==> flow/design.v <==
`timescale 1ns / 1ps
module ADD (
    input [31:0] a,
    input [31:0] b,
    output [32:0] sum
);
    assign sum = a + b;
endmodule
module SUB (
    input [31:0] a,
    input [31:0] b,
    output [32:0] diff
);
    assign diff = a - b;
endmodule
module AND (
    input [31:0] a,
    input [31:0] b,
    output [31:0] res
);
    assign res = a & b;
endmodule
module OR (
    input [31:0] a,
    input [31:0] b,
    output [31:0] res
);
    assign res = a | b;
endmodule
module XOR (
    input [31:0] a,
    input [31:0] b,
    output [31:0] res
);
    assign res = a ^ b;
endmodule
module NOT (
    input [31:0] a,
    output [31:0] res
);
    assign res = ~a;
endmodule
module SLA (
    input [31:0] a,
    input  b,
    output [31:0] res
);
    assign res = a << b;
endmodule
module SRA (
    input [31:0] a,
    input  b,
    output [31:0] res
);
    wire [31:0] y,resu;
    assign y = a;
    assign resu = y >> b;
    assign res = {a[31],resu[30:0]};
endmodule
module SRL (
    input [31:0] a,
    input  b,
    output [31:0] res
);
    assign res = a >> b;
endmodule
module ALU (
    input [31:0] a,
    input [31:0] b,
    input [3:0] opcode,
    input en,
    output reg [31:0] res
);
    wire [31:0] ano,oro,xoo,noo,slao,srao,srlo;
    wire [32:0] ado,suo;
    ADD func1(a,b,ado);
    SUB func2(a,b,suo);
    AND func3(a,b,ano);
    OR func4(a,b,oro);
    XOR func5(a,b,xoo);
    NOT func6(a,noo);
    SLA func7(a,b[0],slao);
    SRA func8(a,b[0],srao);
    SRL func9(a,b[0],srlo);
    always @(*) begin
        case(opcode)
            4'b0000: res = ado[31:0];
            4'b0001: res = suo[31:0];
            4'b0010: res = ano;
            4'b0011: res = oro;
            4'b0100: res = xoo;
            4'b0101: res = noo;
            4'b0110: res = slao;
            4'b0111: res = srao;
            4'b1000: res = srlo;
            4'b1001: res = a + 4;
            4'b1010: res = a - 4;
            4'b1011: res = a;
            default: res = 32'd0;
        endcase
    end
endmodule
module regBank (
    input clk,
    input reset,
    input [4:0] rd1,
    input [4:0] rd2,
    input [4:0] wr,
    input [31:0] data_in,
    input we,
    input re1,
    input re2,
    output [31:0] data_out1,
    output [31:0] data_out2,
    input [1:0] incdec
    );
    reg [31:0] regi [1:15];
    reg [31:0] sp;
    wire [31:0] temp = 32'd0;
    always @(posedge clk) begin
        if(we) begin
            if(wr != 5'd0 && wr < 5'd16) regi[wr] <= data_in;
        end
    end
    always @(posedge clk) begin
        if(reset) sp <= 32'd900;
        else if(incdec == 2'b01) begin
            sp <= sp + 32'd4;
        end
        else if(incdec == 2'b10) begin
            sp <= sp - 32'd4;
        end
        else if(we && wr == 5'd16) sp <= data_in;
    end
    function [31:0] rdreg(input [4:0] r);
        if(r == 5'd0 || r > 5'd16) rdreg = 32'd0;
        else if(r == 5'd16) rdreg = sp;
        else rdreg = regi[r[3:0]];
    endfunction
    assign data_out1 = re1 ? rdreg(rd1) : temp;
    assign data_out2 = re2 ? rdreg(rd2) : temp;
endmodule
module CheckReg (
    input clk,
    input re,
    input we,
    input [31:0] data_in,
    output [31:0] data_out
);
    reg [31:0] data;
    wire [31:0] temp = 32'd0;
    always @(posedge clk) begin
        if(we) data <= data_in;
    end
    assign data_out = re ? data : temp;
endmodule
module CheckRegR (
    input clk,
    input reset,
    input re,
    input we,
    input [31:0] data_in,
    output [31:0] data_out
);
    reg [31:0] data;
    wire [31:0] temp = 32'd0;
    always @(posedge clk) begin
        if(reset) data <= 32'd0;
        else if(we) data <= data_in;
    end
    assign data_out = re ? data : temp;
endmodule
module regdecoder (
    input [31:0] ir,
    output [4:0] rd1,
    output [4:0] rd2,
    output [4:0] wr
);
    assign rd1 = (ir[31:28] == 4'b0101 || ir[31:28] == 4'b0111)?5'b10000:ir[27:23];
    assign rd2 = (ir[31:28] == 4'b0110)?5'd16:(ir[31:28] == 4'b0101)?ir[27:23]:ir[22:18];
    assign wr = (ir[31:28] == 0) ? ir[17:13] : (ir[31:28] == 4'b0101)?ir[27:23]:ir[22:18];
endmodule
`timescale 1ns / 1ps
module signextend1 (
    input [13:0] imm1,
    input en,
    output [31:0] extout
);
    assign extout = imm1[13] ? {18'b111111111111111111,imm1} : {18'd0,imm1};
endmodule
module signextend2 (
    input [27:0] imm2,
    input en,
    output [31:0] extout
);
    assign extout = imm2[27] ? {{2'b11,imm2},{2'b00}} : {{2'd0,imm2},2'b00}; 
endmodule
module signextend3 (
    input [8:0] shamt,
    input en,
    output [31:0] extout
);
    assign extout = shamt[8] ? {23'b11111111111111111111111,shamt} : {23'd0,shamt};
endmodule
module signextend4 (
    input [18:0] shamt1,
    input en,
    output [31:0] extout
);
    assign extout = shamt1[18] ? {11'b11111111111,shamt1,2'd0} : {11'd0,shamt1,2'd0};
endmodule
module pcselect (
    input [31:0] lmdo,npco,
    input select,
    output [31:0] pco
);
    assign pco = (select == 1'b1) ? lmdo : npco;
endmodule
module Mux2_1 (
    input [31:0] in1,
    input [31:0] in2,
    input sel,
    output [31:0] out
);
    assign out = sel ? in2 : in1;
endmodule
module Mux4_1 (
    input [31:0] in1,
    input [31:0] in2,
    input [31:0] in3,
    input [31:0] in4,
    input [1:0] sel,
    output [31:0] out
);
    assign out = (sel == 2'b00) ? in1 : (sel == 2'b01) ? in2 : (sel == 2'b10) ? in3 : in4;
endmodule
`timescale 1ns / 1ps
module incr (
    input [31:0] in,
    output [31:0] out
);
    assign out = in + 4;
endmodule
module conditionb (
    input [31:0] val,
    input [2:0] cond,
    output flag
);
    assign flag = (cond == 3'b000) ? 1'b0 : (cond == 3'b001) ? (val[31] ) ? 1'b1 : 1'b0 : (cond == 3'b010) ? (val[31] == 0) ? 1'b1 : 1'b0 : (cond == 3'b011) ? (val == 0 ) ? 1'b1 : 1'b0 : 1'b1;
endmodule
`timescale 1ns / 1ps
module controlunit (
    input clk,
    input en,
    input reset,
    input [31:0] ir,
    output reg pcre,pcwe,npcre,npcwe,regbwe,regbre1,regbre2,sgen,alumux1sel,alumux2sel,aluoutre,aluoutwe,Are,Awe,Bre,Bwe,dmemwe,lmdre,lmdwe,reginmuxsel,irwe,
    output reg [1:0] immmuxsel,
    output reg [3:0] alusel,
    output reg [2:0] cond,
    output reg [1:0] incdec,
    output reg swap,select,
    output halted
);
    reg [3:0] mainstate;
    reg [3:0] substate;
    reg [31:0] irst;
    assign halted = (mainstate == 4'd12);
    always @(posedge clk) begin
        if(reset) begin
            mainstate <= 4'd0;
            substate <= 4'd0;
            {pcre,pcwe,npcre,npcwe,regbwe,regbre1,regbre2,sgen,alumux1sel,alumux2sel,aluoutre,aluoutwe,Are,Awe,Bre,Bwe,dmemwe,lmdre,lmdwe,reginmuxsel,irwe} <= 21'd0;
            immmuxsel <= 2'd0;
            alusel <= 4'd0;
            cond <= 3'd0;
            incdec <= 2'd0;
            swap <= 1'b0;
            select <= 1'b0;
        end
        else begin
        case (mainstate)
            4'd0: begin
                if(en) begin
                pcre <= 1;
                npcwe <= 1;
                irwe <= 1;
                mainstate <= 4'd1;
                end
            end 
            4'd1: begin
                pcre <= 1;
                npcwe <= 0;
                irwe <= 0;
                mainstate <= 4'd2;
                select <= 1'd0;
            end
            4'd2: begin
                irst <= ir;
                if(ir[31:28] == 4'b1000) mainstate <= 4'd4;
                else mainstate <= ir[31:28] + 3;
                pcre <= 0;
            end
            4'd3: begin
                case (substate)
                    4'd0: begin
                        regbwe <= 0;
                        regbre1 <= 1;
                        regbre2 <= 1;
                        substate <= 4'd1;
                        sgen <= 1'b1;
                        Awe <= 1;
                        Bwe <= 1;
                        immmuxsel <= 2'b10;
                    end 
                    4'd1: begin
                        regbre1 <= 0;
                        regbre2 <= 0;
                        substate <= 4'd2;
                        Awe <= 0;
                        Bwe <= 0;
                        Are <= 1;
                        Bre <= 1;
                        alumux1sel <= 0;
                        alumux2sel <= 0;
                        alusel <= irst[3:0];
                    end
                    4'd2: begin
                        substate <= 4'd3;
                        aluoutwe <= 1;
                    end
                    4'd3: begin
                        substate <= 4'd4;
                        aluoutwe <= 0;
                        aluoutre <= 1;
                        reginmuxsel <= 1;
                        cond <= 3'b000;
                        npcre <= 1;
                        pcwe <= 1;
                        regbwe <= 1;
                    end
                    4'd4: begin
                        substate <= 4'd0;
                        mainstate <= 4'd0;
                        aluoutre <= 0;
                        reginmuxsel <= 0;
                        cond <= 3'b000;
                        npcre <= 0;
                        pcwe <= 0;
                        regbwe <= 0;
                    end
                    default: 
                    substate <= 4'd0;
                endcase
            end
            4'd4: begin
                case (substate)
                    4'd0: begin
                        regbwe <= 0;
                        regbre1 <= 1;
                        regbre2 <= 0;
                        substate <= 4'd1;
                        sgen <= 1'b1;
                        Awe <= 1;
                        Bwe <= 0;
                        immmuxsel <= 2'b00;
                    end
                    4'd1: begin
                        regbre1 <= 0;
                        substate <= 4'd2;
                        Awe <= 0;
                        Are <= 1;
                        alumux1sel <= 0;
                        alumux2sel <= 1;
                        alusel <= irst[3:0];
                    end
                    4'd2: begin
                        substate <= 4'd3;
                        aluoutwe <= 1;
                    end
                    4'd3: begin
                        substate <= 4'd4;
                        aluoutwe <= 0;
                        aluoutre <= 1;
                        reginmuxsel <= 1;
                        cond <= 3'b000;
                        npcre <= 1;
                        pcwe <= 1;
                        regbwe <= 1;
                    end
                    4'd4: begin
                        substate <= 4'd0;
                        mainstate <= 4'd0;
                        aluoutre <= 0;
                        reginmuxsel <= 0;
                        cond <= 3'b000;
                        npcre <= 0;
                        pcwe <= 0;
                        regbwe <= 0;
                    end
                    default:
                    substate <= 4'd0;
                endcase
            end 
            4'd5 : begin
                case (substate)
                    4'd0: begin
                        regbwe <= 0;
                        regbre1 <= 1;
                        regbre2 <= 1;
                        substate <= 4'd1;
                        sgen <= 1'b1;
                        Awe <= 1;
                        Bwe <= 1;
                        immmuxsel <= 2'b00;
                    end
                    4'd1: begin
                        regbre1 <= 0;
                        regbre2 <= 0;
                        substate <= 4'd2;
                        Awe <= 0;
                        Are <= 1;
                        Bwe <= 0;
                        Bre <= 1;
                        alumux1sel <= 0;
                        alumux2sel <= 1;
                        alusel <= 4'd0;
                    end
                    4'd2: begin
                        substate <= 4'd3;
                        aluoutwe <= 1;
                    end
                    4'd3: begin
                        aluoutwe <= 0;
                        aluoutre <= 1;
                        cond <= 3'b000;
                        npcre <= 1;
                        pcwe <= 1;
                        if(irst[0]==0) begin
                            substate <= 4'd4;
                            lmdwe <= 1'b1;
                            lmdre <= 1'b1;
                            reginmuxsel <= 1'b0;
                        end
                        else begin
                            substate <= 4'd5;
                            dmemwe <= 1'b1;
                        end
                    end
                    4'd4: begin
                        lmdwe <= 1'b0;
                        regbwe <= 1'b1;
                        substate <= 4'd6;
                    end
                    4'd5: begin
                        dmemwe <= 1'b0;
                        regbwe <= 1'b0;
                        substate <= 4'd6;
                    end
                    4'd6: begin
                        substate <= 4'd0;
                        mainstate <= 4'd0;
                        aluoutre <= 0;
                        cond <= 3'b000;
                        npcre <= 0;
                        pcwe <= 0;
                        regbwe <= 0;
                    end
                    default:
                    substate <= 4'd0;
                endcase
            end
            4'd6 : begin
                case (substate)
                    4'd0: begin
                        sgen <= 1'b1;
                        regbwe <= 0;
                        immmuxsel <= 2'b01;
                        substate <= 4'd1;
                        npcre <= 1'b1;
                        alumux1sel <= 1'b1;
                        alumux2sel <= 1'b1;
                        alusel <= 4'd0;
                        aluoutwe <= 1'b1;
                    end 
                    4'd1: begin
                        substate <= 4'd2;
                        aluoutwe <= 0;
                        aluoutre <= 1'b1;
                        cond <= 3'b100;
                        pcwe <= 1'b1;
                        regbwe <= 1'b0;
                    end
                    4'd2: begin
                        substate <= 4'd0;
                        aluoutre <= 0;
                        cond <= 3'b000;
                        npcre <= 0;
                        pcwe <= 0;
                        regbwe <= 0;
                        mainstate <= 4'd0;
                    end
                    default: 
                    substate <= 4'd0;
                endcase
            end
            4'd7: begin
                case (substate)
                    4'd0: begin
                        regbwe <= 0;
                        regbre1 <= 1;
                        regbre2 <= 0;
                        substate <= 4'd1;
                        sgen <= 1'b1;
                        Awe <= 1;
                        Bwe <= 0;
                        immmuxsel <= 2'b11;
                    end
                    4'd1: begin
                        regbre1 <= 0;
                        substate <= 4'd2;
                        npcre <= 1'b1;
                        Awe <= 0;
                        Are <= 1;
                        alumux1sel <= 1;
                        alumux2sel <= 1;
                        alusel <= 4'd0;
                        aluoutwe <= 1'b1;
                        cond <= irst[2:0] + 1;
                    end
                    4'd2: begin
                        substate <= 4'd3;
                        aluoutwe <= 0;
                        aluoutre <= 1'b1;
                        pcwe <= 1'b1;
                        regbwe <= 1'b0;
                    end
                    4'd3: begin
                        substate <= 4'd0;
                        aluoutre <= 0;
                        cond <= 3'b000;
                        npcre <= 0;
                        pcwe <= 0;
                        regbwe <= 0;
                        mainstate <= 4'd0;
                    end
                    default: 
                    substate <= 4'd0;
                endcase
            end
            4'd8: begin
                case (substate)
                    4'd0: begin
                        regbwe <= 0;
                        regbre1 <= 0;
                        regbre2 <= 1;
                        Awe <= 0;
                        Bwe <= 1;
                        if(irst[0] == 1'b0) begin
                        incdec <= 2'b10;
                        substate <= 4'd1;
                        end
                        else begin
                        incdec <= 2'b01;
                        substate <= 4'd2;
                        end
                    end
                    4'd1: begin
                        regbre2 <= 0;
                        substate <= 4'd3;
                        Are <= 1;
                        aluoutwe <= 1'b0;
                        regbre1 <= 1'b1;
                        Awe <= 1'b1;
                        alumux1sel <= 1'b0;
                        alusel <= 4'b1001;
                        incdec <= 2'b00;
                        Bwe <= 1'b0;
                    end
                    4'd3: begin
                        regbre2 <= 0;
                        substate <= 4'd4;
                        Are <= 1;
                        aluoutwe <= 1'b1;
                        regbre1 <= 1'b0;
                        Awe <= 1'b0;
                    end
                    4'd4: begin
                        substate <= 4'd5;
                        aluoutre <= 1'b1;
                        Bre <= 1;
                        dmemwe <= 1'b1;
                        npcre <= 1'b1;
                        pcwe <= 1'b1;
                        cond <= 3'b000;
                    end
                    4'd5: begin
                        substate <= 4'd0;
                        mainstate <= 4'd0;
                        aluoutre <= 0;
                        dmemwe <= 1'b0;
                        npcre <= 0;
                        pcwe <= 0;
                        cond <= 3'b000;
                    end
                    4'd2: begin
                        regbre2 <= 0;
                        substate <= 4'd6;
                        Are <= 1;
                        aluoutwe <= 1'b0;
                        regbre1 <= 1'b1;
                        Awe <= 1'b1;
                        alumux1sel <= 1'b0;
                        alusel <= 4'b1011;
                        incdec <= 2'b00;
                    end
                    4'd6: begin
                        regbre2 <= 0;
                        substate <= 4'd7;
                        Are <= 1;
                        aluoutwe <= 1'b1;
                        regbre1 <= 1'b0;
                        Awe <= 1'b0;
                    end
                    4'd7: begin
                        substate <= 4'd8;
                        aluoutre <= 1'b1;
                        Bre <= 0;
                        npcre <= 1'b1;
                        pcwe <= 1'b1;
                        cond <= 3'b000;
                        lmdwe <= 1'b1;
                    end
                    4'd8: begin
                        substate <= 4'd9;
                        aluoutre <= 0;
                        npcre <= 0;
                        pcwe <= 0;
                        cond <= 3'b000;
                        lmdwe <= 1'b0;
                        lmdre <= 1'b1;
                        reginmuxsel <= 1'b0;
                        regbwe <= 1'b1;
                    end
                    4'd9: begin
                        substate <= 4'd0;
                        mainstate <= 4'd0;
                        lmdre <= 1'b0;
                        reginmuxsel <= 1'b0;
                        regbwe <= 1'b0;
                        cond <= 3'b000;
                        npcre <= 0;
                        pcwe <= 0;
                        Bwe <= 0;
                    end
                    default: 
                    substate <= 4'd0;
                endcase
            end
            4'd9: begin
                case (substate)
                    4'd0: begin
                        incdec <= 2'b00;
                        regbwe <= 0;
                        substate <= 4'd1;
                        sgen <= 1'b1;
                        npcre <= 1'b1;
                    end 
                    4'd1: begin
                        substate <= 4'd2;
                        regbre2 <= 1'b1;
                        Awe <= 1;
                        Bwe <= 1;
                        alumux1sel <= 1'b1;
                        alusel <= 4'b1011;
                        Are <= 1'b1;
                        Bre <= 1'b1;
                        incdec <= 2'b00;
                    end
                    4'd2: begin
                        substate <= 4'd3;
                        aluoutwe <= 1'b1;
                        aluoutre <= 1'b1;
                        regbre1 <= 1'b0;
                        Awe <= 1'b0;
                        Bwe <= 1'b0;
                    end
                    4'd3: begin
                        substate <= 4'd4;
                        aluoutwe <= 1'b0;
                        aluoutre <= 1'b1;
                        swap <= 1'b1;
                        dmemwe <= 1'b1;
                    end
                    4'd4: begin
                        substate <= 4'd5;
                        aluoutre <= 1;
                        dmemwe <= 1'b1;
                        swap <= 1'b1;
                        npcre <= 1'b1;
                        pcwe <= 1'b0;
                        cond <= 3'b000;
                    end
                    4'd5: begin
                        swap <= 0;
                        dmemwe <= 0;
                        substate <= 4'd6;
                        npcre <= 1'b1;
                        cond <= 3'b000;
                        sgen <= 1'b1;
                        immmuxsel <= 2'b01;
                        alumux1sel <= 1'b1;
                        alumux2sel <= 1'b1;
                        alusel <= 4'b0000;
                        aluoutwe <= 1'b1;
                        aluoutre <= 1'b1;
                        incdec <= 2'b10;
                    end
                    4'd6: begin
                        substate <= 4'd7;
                        aluoutwe <= 1'b0;
                        aluoutre <= 1'b1;
                        Awe <= 1'b0;
                        Bwe <= 1'b0;
                        cond <= 3'b100;
                        regbwe <= 1'b0;
                        pcwe <= 1'b1;
                        incdec <= 2'b00;
                    end
                    4'd7: begin
                        substate <= 4'd0;
                        aluoutre <= 0;
                        cond <= 3'b000;
                        npcre <= 0;
                        pcwe <= 0;
                        regbwe <= 0;
                        mainstate <= 4'd0;
                    end
                    default:
                    substate <= 4'd0; 
                endcase
            end
            4'd10: begin
                case (substate)
                    4'd0: begin
                        substate <= 4'd1;
                        regbre1 <= 1'b1;
                        Awe <= 1'b1;
                        Are <= 1'b1;
                        alumux1sel <= 1'b0;
                        alusel <= 4'b1001;
                        incdec <= 2'b00;
                    end
                    4'd1: begin
                        substate <= 4'd2;
                        aluoutwe <= 1'b1;
                        aluoutre <= 1'b1;
                        regbre1 <= 1'b0;
                        Awe <= 1'b0;
                        incdec <= 2'b01;
                    end
                    4'd2: begin
                        substate <= 4'd3;
                        aluoutwe <= 1'b0;
                        aluoutre <= 1'b1;
                        regbre2 <= 1'b0;
                        Bwe <= 1'b0;
                        Bre <= 1'b0;
                        incdec <= 2'b00;
                        lmdwe <= 1'b1;
                    end
                    4'd3: begin
                        substate <= 4'd4;
                        aluoutre <= 0;
                        lmdwe <= 1'b0;
                        lmdre <= 1'b1;
                        reginmuxsel <= 1'b0;
                        regbwe <= 1'b0;
                        select <= 1'b1;
                        cond <= 3'b000;
                        npcre <= 1'b1;
                        pcwe <= 1'b1;
                    end
                    4'd4: begin
                        substate <= 4'd0;
                        mainstate <= 4'd0;
                        lmdre <= 1'b0;
                        select <= 1'b0;
                        pcwe <= 0;
                    end
                    default: 
                    substate <= 4'd0;
                endcase
            end
            4'd12: begin
                mainstate <= mainstate;
            end
            4'd13: begin
                case (substate)
                    4'd0: begin
                        cond <= 3'b000;
                        npcre <= 1'b1;
                        pcwe <= 1'b1;
                        substate <= 4'd1;
                    end 
                    4'd1: begin
                        substate <= 0;
                        mainstate <= 0;
                        npcre <= 0;
                        pcwe <= 0;
                    end
                    default: 
                    substate <= 4'd0;
                endcase
            end
        endcase
    end
    end
endmodule
`timescale 1ns / 1ps
module topmodule (
    input clk,
    input en,reset,
    output [31:0] imem_addr,
    input  [31:0] imem_rdata,
    output [31:0] dmem_addr,
    output [31:0] dmem_wdata,
    output dmem_we,
    input  [31:0] dmem_rdata,
    output halted
);
    wire pcre,pcwe,npcre,npcwe,regbwe,regbre1,regbre2,sgen,alumux1sel,alumux2sel,aluoutre,aluoutwe,Are,Awe,Bre,Bwe,dmemwe,lmdre,lmdwe,reginmuxsel,irwe,swap,select;
    wire [1:0] immmuxsel,incdec;
    wire [3:0] alusel;
    wire [2:0] cond;
    wire [31:0] ir;
    controlunit cu(clk,en,reset,ir,pcre,pcwe,npcre,npcwe,regbwe,regbre1,regbre2,sgen,alumux1sel,alumux2sel,aluoutre,aluoutwe,Are,Awe,Bre,Bwe,dmemwe,lmdre,lmdwe,reginmuxsel,irwe,immmuxsel,alusel,cond,incdec,swap,select,halted);
    datapath dp(clk,reset,pcre,pcwe,npcre,npcwe,regbwe,regbre1,regbre2,sgen,alumux1sel,alumux2sel,aluoutre,aluoutwe,Are,Awe,Bre,Bwe,dmemwe,lmdre,lmdwe,reginmuxsel,irwe,immmuxsel,cond,alusel,ir,incdec,swap,select,
                imem_addr,imem_rdata,dmem_addr,dmem_wdata,dmem_we,dmem_rdata);
endmodule
`timescale 1ns / 1ps
module datapath (
    input clk,
    input reset,
    input pcre,pcwe,npcre,npcwe,regbwe,regbre1,regbre2,sgen,alumux1sel,alumux2sel,aluoutre,aluoutwe,Are,Awe,Bre,Bwe,dmemwe,lmdre,lmdwe,reginmuxsel,irwe,
    input [1:0] immmuxsel,
    input[2:0] cond,
    input [3:0] alusel,
    output [31:0] dpout,
    input [1:0] incdec,
    input swap,select,
    output [31:0] imem_addr,
    input  [31:0] imem_rdata,
    output [31:0] dmem_addr,
    output [31:0] dmem_wdata,
    output dmem_we,
    input  [31:0] dmem_rdata
);
    wire [4:0] rd1,rd2,wr;
    wire flag;
    wire [31:0] pcdatout,npcout,pcplus4,irout,inst,regbdata_out1,regbdata_out2,sg1out,sg2out,sg3out,sg4out,siexval,alumux1out,alumux2out,aluresult,aluoutout,Aout,Bout,dmemout,pcdatin,lmdout,regbdata_in,pcin;
    CheckRegR pc(clk,reset,pcre,pcwe,pcdatin,pcdatout);
    incr pcp4(pcdatout,pcplus4);
    CheckReg npc(clk,npcre,npcwe,pcplus4,npcout);
    assign imem_addr = pcdatout;
    assign inst = imem_rdata;
    assign dpout = inst;
    CheckReg ir(clk,1'b1,irwe,inst,irout);
    regdecoder rd(irout,rd1,rd2,wr);
    regBank regb(clk,reset,rd1,rd2,wr,regbdata_in,regbwe,regbre1,regbre2,regbdata_out1,regbdata_out2,incdec);
    CheckReg A(clk,Are,Awe,regbdata_out1,Aout);
    CheckReg B(clk,Bre,Bwe,regbdata_out2,Bout);
    signextend1 sg1(irout[17:4],sgen,sg1out);
    signextend2 sg2(irout[27:0],sgen,sg2out);
    signextend3 sg3(irout[12:4],sgen,sg3out);
    signextend4 sg4(irout[22:4],sgen,sg4out);
    Mux4_1 immmux(sg1out,sg2out,sg3out,sg4out,immmuxsel,siexval);
    Mux2_1 alumux1(Aout,npcout,alumux1sel,alumux1out);
    Mux2_1 alumux2(Bout,siexval,alumux2sel,alumux2out);
    ALU alu(alumux1out,alumux2out,alusel,1'b1,aluresult);
    CheckReg aluout(clk,aluoutre,aluoutwe,aluresult,aluoutout);
    assign dmem_addr = swap ? Bout : aluoutout;
    assign dmem_wdata = swap ? aluoutout : Bout;
    assign dmem_we = dmemwe;
    assign dmemout = dmem_rdata;
    CheckReg LMD(clk,lmdre,lmdwe,dmemout,lmdout);
    conditionb cdb(Aout,cond,flag);
    Mux2_1 pcmux(npcout,aluoutout,flag,pcin);
    pcselect selector(lmdout,pcin,select,pcdatin);
    Mux2_1 reginmux(lmdout,aluoutout,reginmuxsel,regbdata_in);
endmodule
# Step by step through the tools: topmodule
# Tool output for the design above, in the order of the flow.
# Lines are those of the file above, counted from 1.
# Cell names lack the library's common part.
# Not given: --
dict set report inputs {
  design {topmodule}
  clk_port {clk}
  cell_library {sky130hd}
  lib_corner {tt_025C_1v80}
}

# After elaboration
# Counts by Yosys on the flattened word-level netlist (proc, flatten, opt, wreduce; memories kept). Register bits leave out memories and registers merged into their read ports (data or address). Print and check cells are left out. Cells with the same type and inputs are merged into one.
# Yosys's memory passes give these memory sizes; they may raise the number of words (mostly to a power of two), join words into wider ones and drop unused or constant bits.
dict set report bits {
  register_bits 300
  ramBits 480
  n_memories 1
  inputBits 67
  output_inout_bits 98
}
# memory size word_bits rd wr line
set memory_table {}
lappend memory_table {dp.regb.regi 15 32 2 1 117} ;# reg [31:0] regi [1:15];
dict set report classes {
  add_sub_neg 9
  cmp 3
  eq_ne 131
  n_shift 2
  muxes 159
  bitwise 7
  reduce_logical 98
}
# op count
set op_table {}
lappend op_table {{2-to-1 mux 32 bit} 27}
lappend op_table {{case mux 32 bit (select 12 bit)} 1}
lappend op_table {{adder 32 x 3 -> 32 bit with constant B} 3}
lappend op_table {{subtractor 32 x 3 -> 32 bit with constant B} 2}
lappend op_table {{!= test 3 x 1 -> 1 bit with constant B} 21}
lappend op_table {{case mux 1 bit (select 2 bit)} 31}
lappend op_table {{equality test 4 x 3 -> 1 bit with constant B} 15}
lappend op_table {{2-to-1 mux 4 bit} 14}
lappend op_table {{!= test 2 x 1 -> 1 bit with constant B} 26}
lappend op_table {{!= test 3 x 2 -> 1 bit with constant B} 16}
lappend op_table {{equality test 4 bit with constant B} 12}
lappend op_table {{OR reduction 2 bit} 23}
lappend op_table {{case mux 4 bit (select 10 bit)} 1}
lappend op_table {{OR reduction 3 bit} 13}
lappend op_table {{<< shifter 32 x 1 -> 32 bit} 1}
lappend op_table {{>> shifter 32 x 1 -> 32 bit} 1}
lappend op_table {{adder 32 bit} 1}
lappend op_table {{subtractor 32 bit} 1}
lappend op_table {{bitwise AND 32 bit} 1}
lappend op_table {{bitwise OR 32 bit} 1}
lappend op_table {{bitwise XOR 32 bit} 1}
lappend op_table {{inverter 32 bit} 1}
lappend op_table {{logical NOT 32 bit} 1}
lappend op_table {{case mux 4 bit (select 8 bit)} 1}
lappend op_table {{2-to-1 mux 1 bit} 32}
lappend op_table {{AND reduction 6 bit} 5}
lappend op_table {{!= test 2 bit with constant B} 14}
lappend op_table {{case mux 4 bit (select 7 bit)} 1}
# Not listed: further kinds 54, cells in them 142.

# Depth
# Depth = most cells in a row (Yosys ltp): at word level without a register or memory, in the mapped netlist without a sequential cell, where the memories' decode and read muxes count.
dict set report depth {
  depth_word 9
  abc_area 0
  ltp_mapped 21
}

# Synthesis result
# Yosys stat after the flow's synthesis: flattened, memories mapped to cells. It holds for the ABC_AREA given above (unset counts as 0); a run with the other value may have another netlist.
# The area totals of this step are shown rounded.
# cell_type count area_total_um2
set by_type {}
lappend by_type {edfxtp_1 676 2.03E+04}
lappend by_type {mux2i_1 311 3.11E+03}
lappend by_type {o21ai_0 541 2.71E+03}
lappend by_type {dfxtp_1 111 2.22E+03}
lappend by_type {o221ai_1 238 2.08E+03}
lappend by_type {ha_1 133 1.66E+03}
lappend by_type {nand2_1 369 1.39E+03}
lappend by_type {clkbuf_1 331 1.24E+03}
lappend by_type {a21oi_1 245 1.23E+03}
lappend by_type {a211oi_1 153 1.15E+03}
lappend by_type {nor2_1 304 1.14E+03}
lappend by_type {nand3_1 185 925.888}
lappend by_type {o211ai_1 120 900.864}
lappend by_type {xnor2_1 83 726.947}
lappend by_type {o22ai_1 86 538.016}
lappend by_type {nand2b_1 71 444.176}
lappend by_type {inv_1 112 420.403}
lappend by_type {a32oi_1 42 367.853}
# Other cell types: 84; their cells: 678.
dict set report mapped {
  cell_count 4789
  synth_area_mm2 0.0474
  sequential_area_mm2 0.0225
  flip_flops 787
  n_buf 424
}
# By module: a second synthesis without flattening, with its own total; a netlist apart from the flattened one above.
dict set report unflattened {
  cells_unflattened 4639
  area_unflattened_mm2 0.0553
}
# Each row is one instance without its submodules.
# module n_inst cells area_mm2
set modules {}
lappend modules {regBank 1 1563 0.0257}
lappend modules {CheckReg 6 67 0.00122}
lappend modules {ALU 1 613 0.00418}
lappend modules {controlunit 1 512 0.0037}
lappend modules {Mux2_1 4 36 0.000544}
lappend modules {SUB 1 302 0.00202}
lappend modules {ADD 1 274 0.0019}
lappend modules {CheckRegR 1 138 0.00138}
lappend modules {datapath 1 105 0.00133}
lappend modules {Mux4_1 1 39 0.000815}
lappend modules {incr 1 84 0.000591}
lappend modules {pcselect 1 36 0.000544}
lappend modules {SLA 1 36 0.000536}
lappend modules {SRL 1 36 0.000536}
# Modules not listed: 12.

# Worst setup path after synthesis
# OpenSTA on the mapped netlist: ideal clock, no wires. The path of least setup slack (recovery checks aside). Input and output delay are each 20% of the period. Register names are those of the netlist, which keeps one name where synthesis merged equal registers.
dict set report synth_path {
  path_type {reg2reg}
  startpoint {register cu.alusel[1]}
  endpoint {register dp.aluout.data[28]}
  tclk_ps 5500
  setup_time_ps 271
  arrival_time_ps 4571
  t_required_ps 5229
  slack_ps 658
  delay_ps 4842
  stages 16
  path_buffers 3
  synth_period_reached_ps 4842
}
# "delay_ps" is the arrival time less input delay plus setup time.
# "stages": output pins that drive a net of the path, with the launching flip-flop's if there is one; two outputs of one cell count as two.
# "synth_period_reached_ps" is the clock period less the worst setup slack; recovery checks do not enter. This is arithmetic on one report: input and output delays are still those of the set period (20% each).
# Between the ends stands the longest chain of elaborated cells between them, by number of cells; it is not shown to be the way that was timed. Of several equally long chains one is given.
# A line is the first line of the expression or statement that the cell stems from. Yosys adds cells for indexed reads and writes and turns some case tables into memories.
# At most two assigning lines are given for a register; there are more.
dict set report synth_via {
  cell_sequence {dfxtp_1 clkbuf_1 clkbuf_1 nand2_1 nor2_1 ha_1 clkbuf_1 a21o_1 a221o_1 a31oi_1 a211oi_1 a211o_1 a41oi_1 mux2i_1 a2111oi_0 o21ai_1}
  elab_chain_cells 2
  cone_cells 13
  lines_between 1
  cone_classes {eq/ne: 11; mux: 1; reduce/logical: 1}
}
# item line
set synth_lines {}
lappend synth_lines {{start: declaration} 259} ;# output reg [3:0] alusel,
lappend synth_lines {{start: assignment} 326} ;# alusel <= irst[3:0];
lappend synth_lines {{start: assignment} 375} ;# alusel <= irst[3:0];
lappend synth_lines {{equality test 4 bit} 86} ;# case(opcode)
lappend synth_lines {{case mux 32 bit (select 12 bit)} 86}
lappend synth_lines {{end: assignment} 153} ;# if(we) data <= data_in;
lappend synth_lines {{end: declaration} 150} ;# reg [31:0] data;

# Path in the finished layout
# From the final timing report of job 1: the path of least setup slack in the routed layout; clock arrival at registers is part of the times.
# The report prints the path's times to 10 ps; the period is as set.
dict set report layout_path {
  path_type {reg2reg}
  startpoint {register cu.immmuxsel}
  endpoint {register dp.aluout.data[25]}
  tclk_ps 5430
  setup_time_ps 250
  arrival_time_ps 5070
  t_required_ps 5900
  slack_ps 830
  stages 20
  path_buffers 1
}
# Where an end lacks its bit number, it is one bit of the signal, or one of the new flip-flops if synthesis recoded a state register.
# At most two assigning lines are given for a register; there are more.
dict set report layout_via {
  cell_sequence {dfxtp_2 buf_6 or3_4 o221ai_4 o21ai_4 nor4_4 nand4_1 or4_4 o21ai_2 xnor2_1 ha_1 and3_4 and3_1 a32o_2 o21bai_4 nor3b_4 o21bai_1 a21oi_1 xnor2_1 a221o_1}
}
# item line
set layout_lines {}
lappend layout_lines {{start: declaration} 258} ;# output reg [1:0] immmuxsel,
lappend layout_lines {{start: assignment} 274} ;# immmuxsel <= 2'd0;
lappend layout_lines {{start: assignment} 314} ;# immmuxsel <= 2'b10;
lappend layout_lines {{end: assignment} 153} ;# if(we) data <= data_in;
lappend layout_lines {{end: declaration} 150} ;# reg [31:0] data;
# Chain of elaborated cells between the ends: none given.

Subject: topmodule on sky130hd, stored results

Hello all,

Flow measurements of topmodule on sky130hd: 4 stored runs with different settings, listed in no order. Input and output delays are each 20% of the period that was set; the output load is 0.01 pF.
"period_reached_ps" is the run's clock period less its worst setup slack. It is reckoned from that one timing run; input and output delays stay at 20% of the period that was set.
"worst_setup_path_time_ps" is the time allowed to the run's worst setup path (the clock period less input and output delay, where it has them) less its slack. Clock arrival times count: a late capture clock shortens it, a late launch clock lengthens it.
"power_mw": no workload was simulated; the value follows from the tool's default switching activity.
"worst_setup_path_time_ps" is known to 10 ps.
The measured numbers are rounded.

[flow] job 1: files
==> flow/run.sh <==
#!/bin/bash
# the make line also repeats the synthesis and layout settings of config.mk as NAME=value (left out here)
make -C /OpenROAD-flow-scripts/flow DESIGN_CONFIG=/design/flow/config.mk WORK_HOME=/design/flow/orfs CLKGATE_MAP_FILE= finish
==> flow/config.mk <==
export PLATFORM = sky130hd
export DESIGN_NAME = topmodule
export DESIGN_NICKNAME = topmodule
export VERILOG_FILES = /design/flow/design.v
export SDC_FILE = /design/flow/constraint.sdc
export NUM_CORES = 4
export LEC_CHECK = 0
export CAP_MARGIN = 20
export CORE_MARGIN = 2
export CORE_UTILIZATION = 40
export PLACE_DENSITY = 0.6
export SETUP_SLACK_MARGIN = 1.09
export SLEW_MARGIN = 20
==> flow/constraint.sdc <==
create_clock -name core_clock -period 5.43 [get_ports {clk}]
set_input_delay 1.0860 -clock core_clock [delete_from_list [all_inputs] [get_ports {clk}]]
set_output_delay 1.0860 -clock core_clock [all_outputs]
set_load 0.01 [all_outputs]

[flow] job 1: metrics
[metrics] synth_chip_area_mm2 = 0.0474
[metrics] final_die_area_mm2 = 0.121
[metrics] finalCellArea_mm2 = 0.0555
[metrics] util_pct = 47.1
[metrics] setup_ws_ps = 830
[metrics] setup_tns_ps = 0
[metrics] ws_hold_ps = 456
[metrics] power_mw = 25.7
[metrics] period_reached_ps = 4600
[metrics] worst_setup_path_time_ps = 4600
[metrics] critical_path_kind = reg2reg

[flow] job 2: files
==> flow/run.sh <==
#!/bin/bash
# the make line also repeats the synthesis and layout settings of config.mk as NAME=value (left out here)
make -C /OpenROAD-flow-scripts/flow DESIGN_CONFIG=/design/flow/config.mk WORK_HOME=/design/flow/orfs CLKGATE_MAP_FILE= finish
==> flow/config.mk <==
export PLATFORM = sky130hd
export DESIGN_NAME = topmodule
export DESIGN_NICKNAME = topmodule
export VERILOG_FILES = /design/flow/design.v
export SDC_FILE = /design/flow/constraint.sdc
export NUM_CORES = 4
export LEC_CHECK = 0
export CAP_MARGIN = 5
export CELL_PAD_IN_SITES_GLOBAL_PLACEMENT = 3
export CORE_MARGIN = 2
export CORE_UTILIZATION = 30
export CTS_CLUSTER_DIAMETER = 128
export CTS_CLUSTER_SIZE = 22
export PLACE_DENSITY = 0.6
export SLEW_MARGIN = 20
export TNS_END_PERCENT = 40
==> flow/constraint.sdc <==
create_clock -name core_clock -period 5.5 [get_ports {clk}]
set_input_delay 1.1000 -clock core_clock [delete_from_list [all_inputs] [get_ports {clk}]]
set_output_delay 1.1000 -clock core_clock [all_outputs]
set_load 0.01 [all_outputs]

[flow] job 2: metrics
[metrics] synth_chip_area_mm2 = 0.0474
[metrics] final_die_area_mm2 = 0.161
[metrics] finalCellArea_mm2 = 0.0537
[metrics] util_pct = 34.3
[metrics] setup_ws_ps = 217
[metrics] setup_tns_ps = 0
[metrics] ws_hold_ps = 463
[metrics] power_mw = 22.5
[metrics] period_reached_ps = 5283
[metrics] worst_setup_path_time_ps = 5280
[metrics] critical_path_kind = reg2reg

[flow] job 3: files
==> flow/run.sh <==
#!/bin/bash
# the make line also repeats the synthesis and layout settings of config.mk as NAME=value (left out here)
make -C /OpenROAD-flow-scripts/flow DESIGN_CONFIG=/design/flow/config.mk WORK_HOME=/design/flow/orfs CLKGATE_MAP_FILE= finish
==> flow/config.mk <==
export PLATFORM = sky130hd
export DESIGN_NAME = topmodule
export DESIGN_NICKNAME = topmodule
export VERILOG_FILES = /design/flow/design.v
export SDC_FILE = /design/flow/constraint.sdc
export NUM_CORES = 4
export LEC_CHECK = 0
export CAP_MARGIN = 20
export CORE_MARGIN = 2
export CORE_UTILIZATION = 57
export PLACE_DENSITY = 0.6
export SLEW_MARGIN = 20
==> flow/constraint.sdc <==
create_clock -name core_clock -period 5.43 [get_ports {clk}]
set_input_delay 1.0860 -clock core_clock [delete_from_list [all_inputs] [get_ports {clk}]]
set_output_delay 1.0860 -clock core_clock [all_outputs]
set_load 0.01 [all_outputs]

[flow] job 3: metrics
[metrics] synth_chip_area_mm2 = 0.0474
[metrics] final_die_area_mm2 = 0.0855
[metrics] finalCellArea_mm2 = 0.0534
[metrics] util_pct = 65.0
[metrics] setup_ws_ps = 280
[metrics] setup_tns_ps = 0
[metrics] ws_hold_ps = 462
[metrics] power_mw = 23.9
[metrics] period_reached_ps = 5150
[metrics] worst_setup_path_time_ps = 5150
[metrics] critical_path_kind = reg2reg

[flow] job 4: files
==> flow/run.sh <==
#!/bin/bash
# the make line also repeats the synthesis and layout settings of config.mk as NAME=value (left out here)
make -C /OpenROAD-flow-scripts/flow DESIGN_CONFIG=/design/flow/config.mk WORK_HOME=/design/flow/orfs CLKGATE_MAP_FILE= finish
==> flow/config.mk <==
export PLATFORM = sky130hd
export DESIGN_NAME = topmodule
export DESIGN_NICKNAME = topmodule
export VERILOG_FILES = /design/flow/design.v
export SDC_FILE = /design/flow/constraint.sdc
export NUM_CORES = 4
export LEC_CHECK = 0
export ABC_AREA = 1
export CAP_MARGIN = 35
export CELL_PAD_IN_SITES_GLOBAL_PLACEMENT = 2
export CORE_ASPECT_RATIO = 0.6
export CORE_MARGIN = 2
export CORE_UTILIZATION = 15
export CTS_CLUSTER_DIAMETER = 128
export CTS_CLUSTER_SIZE = 94
export GPL_ROUTABILITY_DRIVEN = 0
export HOLD_SLACK_MARGIN = 0.18
export MAX_ROUTING_LAYER = met4
export PLACE_DENSITY_LB_ADDON = 0.11
export SETUP_SLACK_MARGIN = 0.33
export SLEW_MARGIN = 25
export TNS_END_PERCENT = 90
==> flow/constraint.sdc <==
create_clock -name core_clock -period 5.5 [get_ports {clk}]
set_input_delay 1.1000 -clock core_clock [delete_from_list [all_inputs] [get_ports {clk}]]
set_output_delay 1.1000 -clock core_clock [all_outputs]
set_load 0.01 [all_outputs]

[flow] job 4: metrics
[metrics] synth_chip_area_mm2 = 0.0487
[metrics] final_die_area_mm2 = 0.329
[metrics] finalCellArea_mm2 = 0.0586
[metrics] util_pct = 18.2
[metrics] setup_ws_ps = 554
[metrics] setup_tns_ps = 0
[metrics] ws_hold_ps = 486
[metrics] power_mw = 29.5
[metrics] period_reached_ps = 4946
[metrics] worst_setup_path_time_ps = 4950
[metrics] critical_path_kind = reg2reg

Thanks
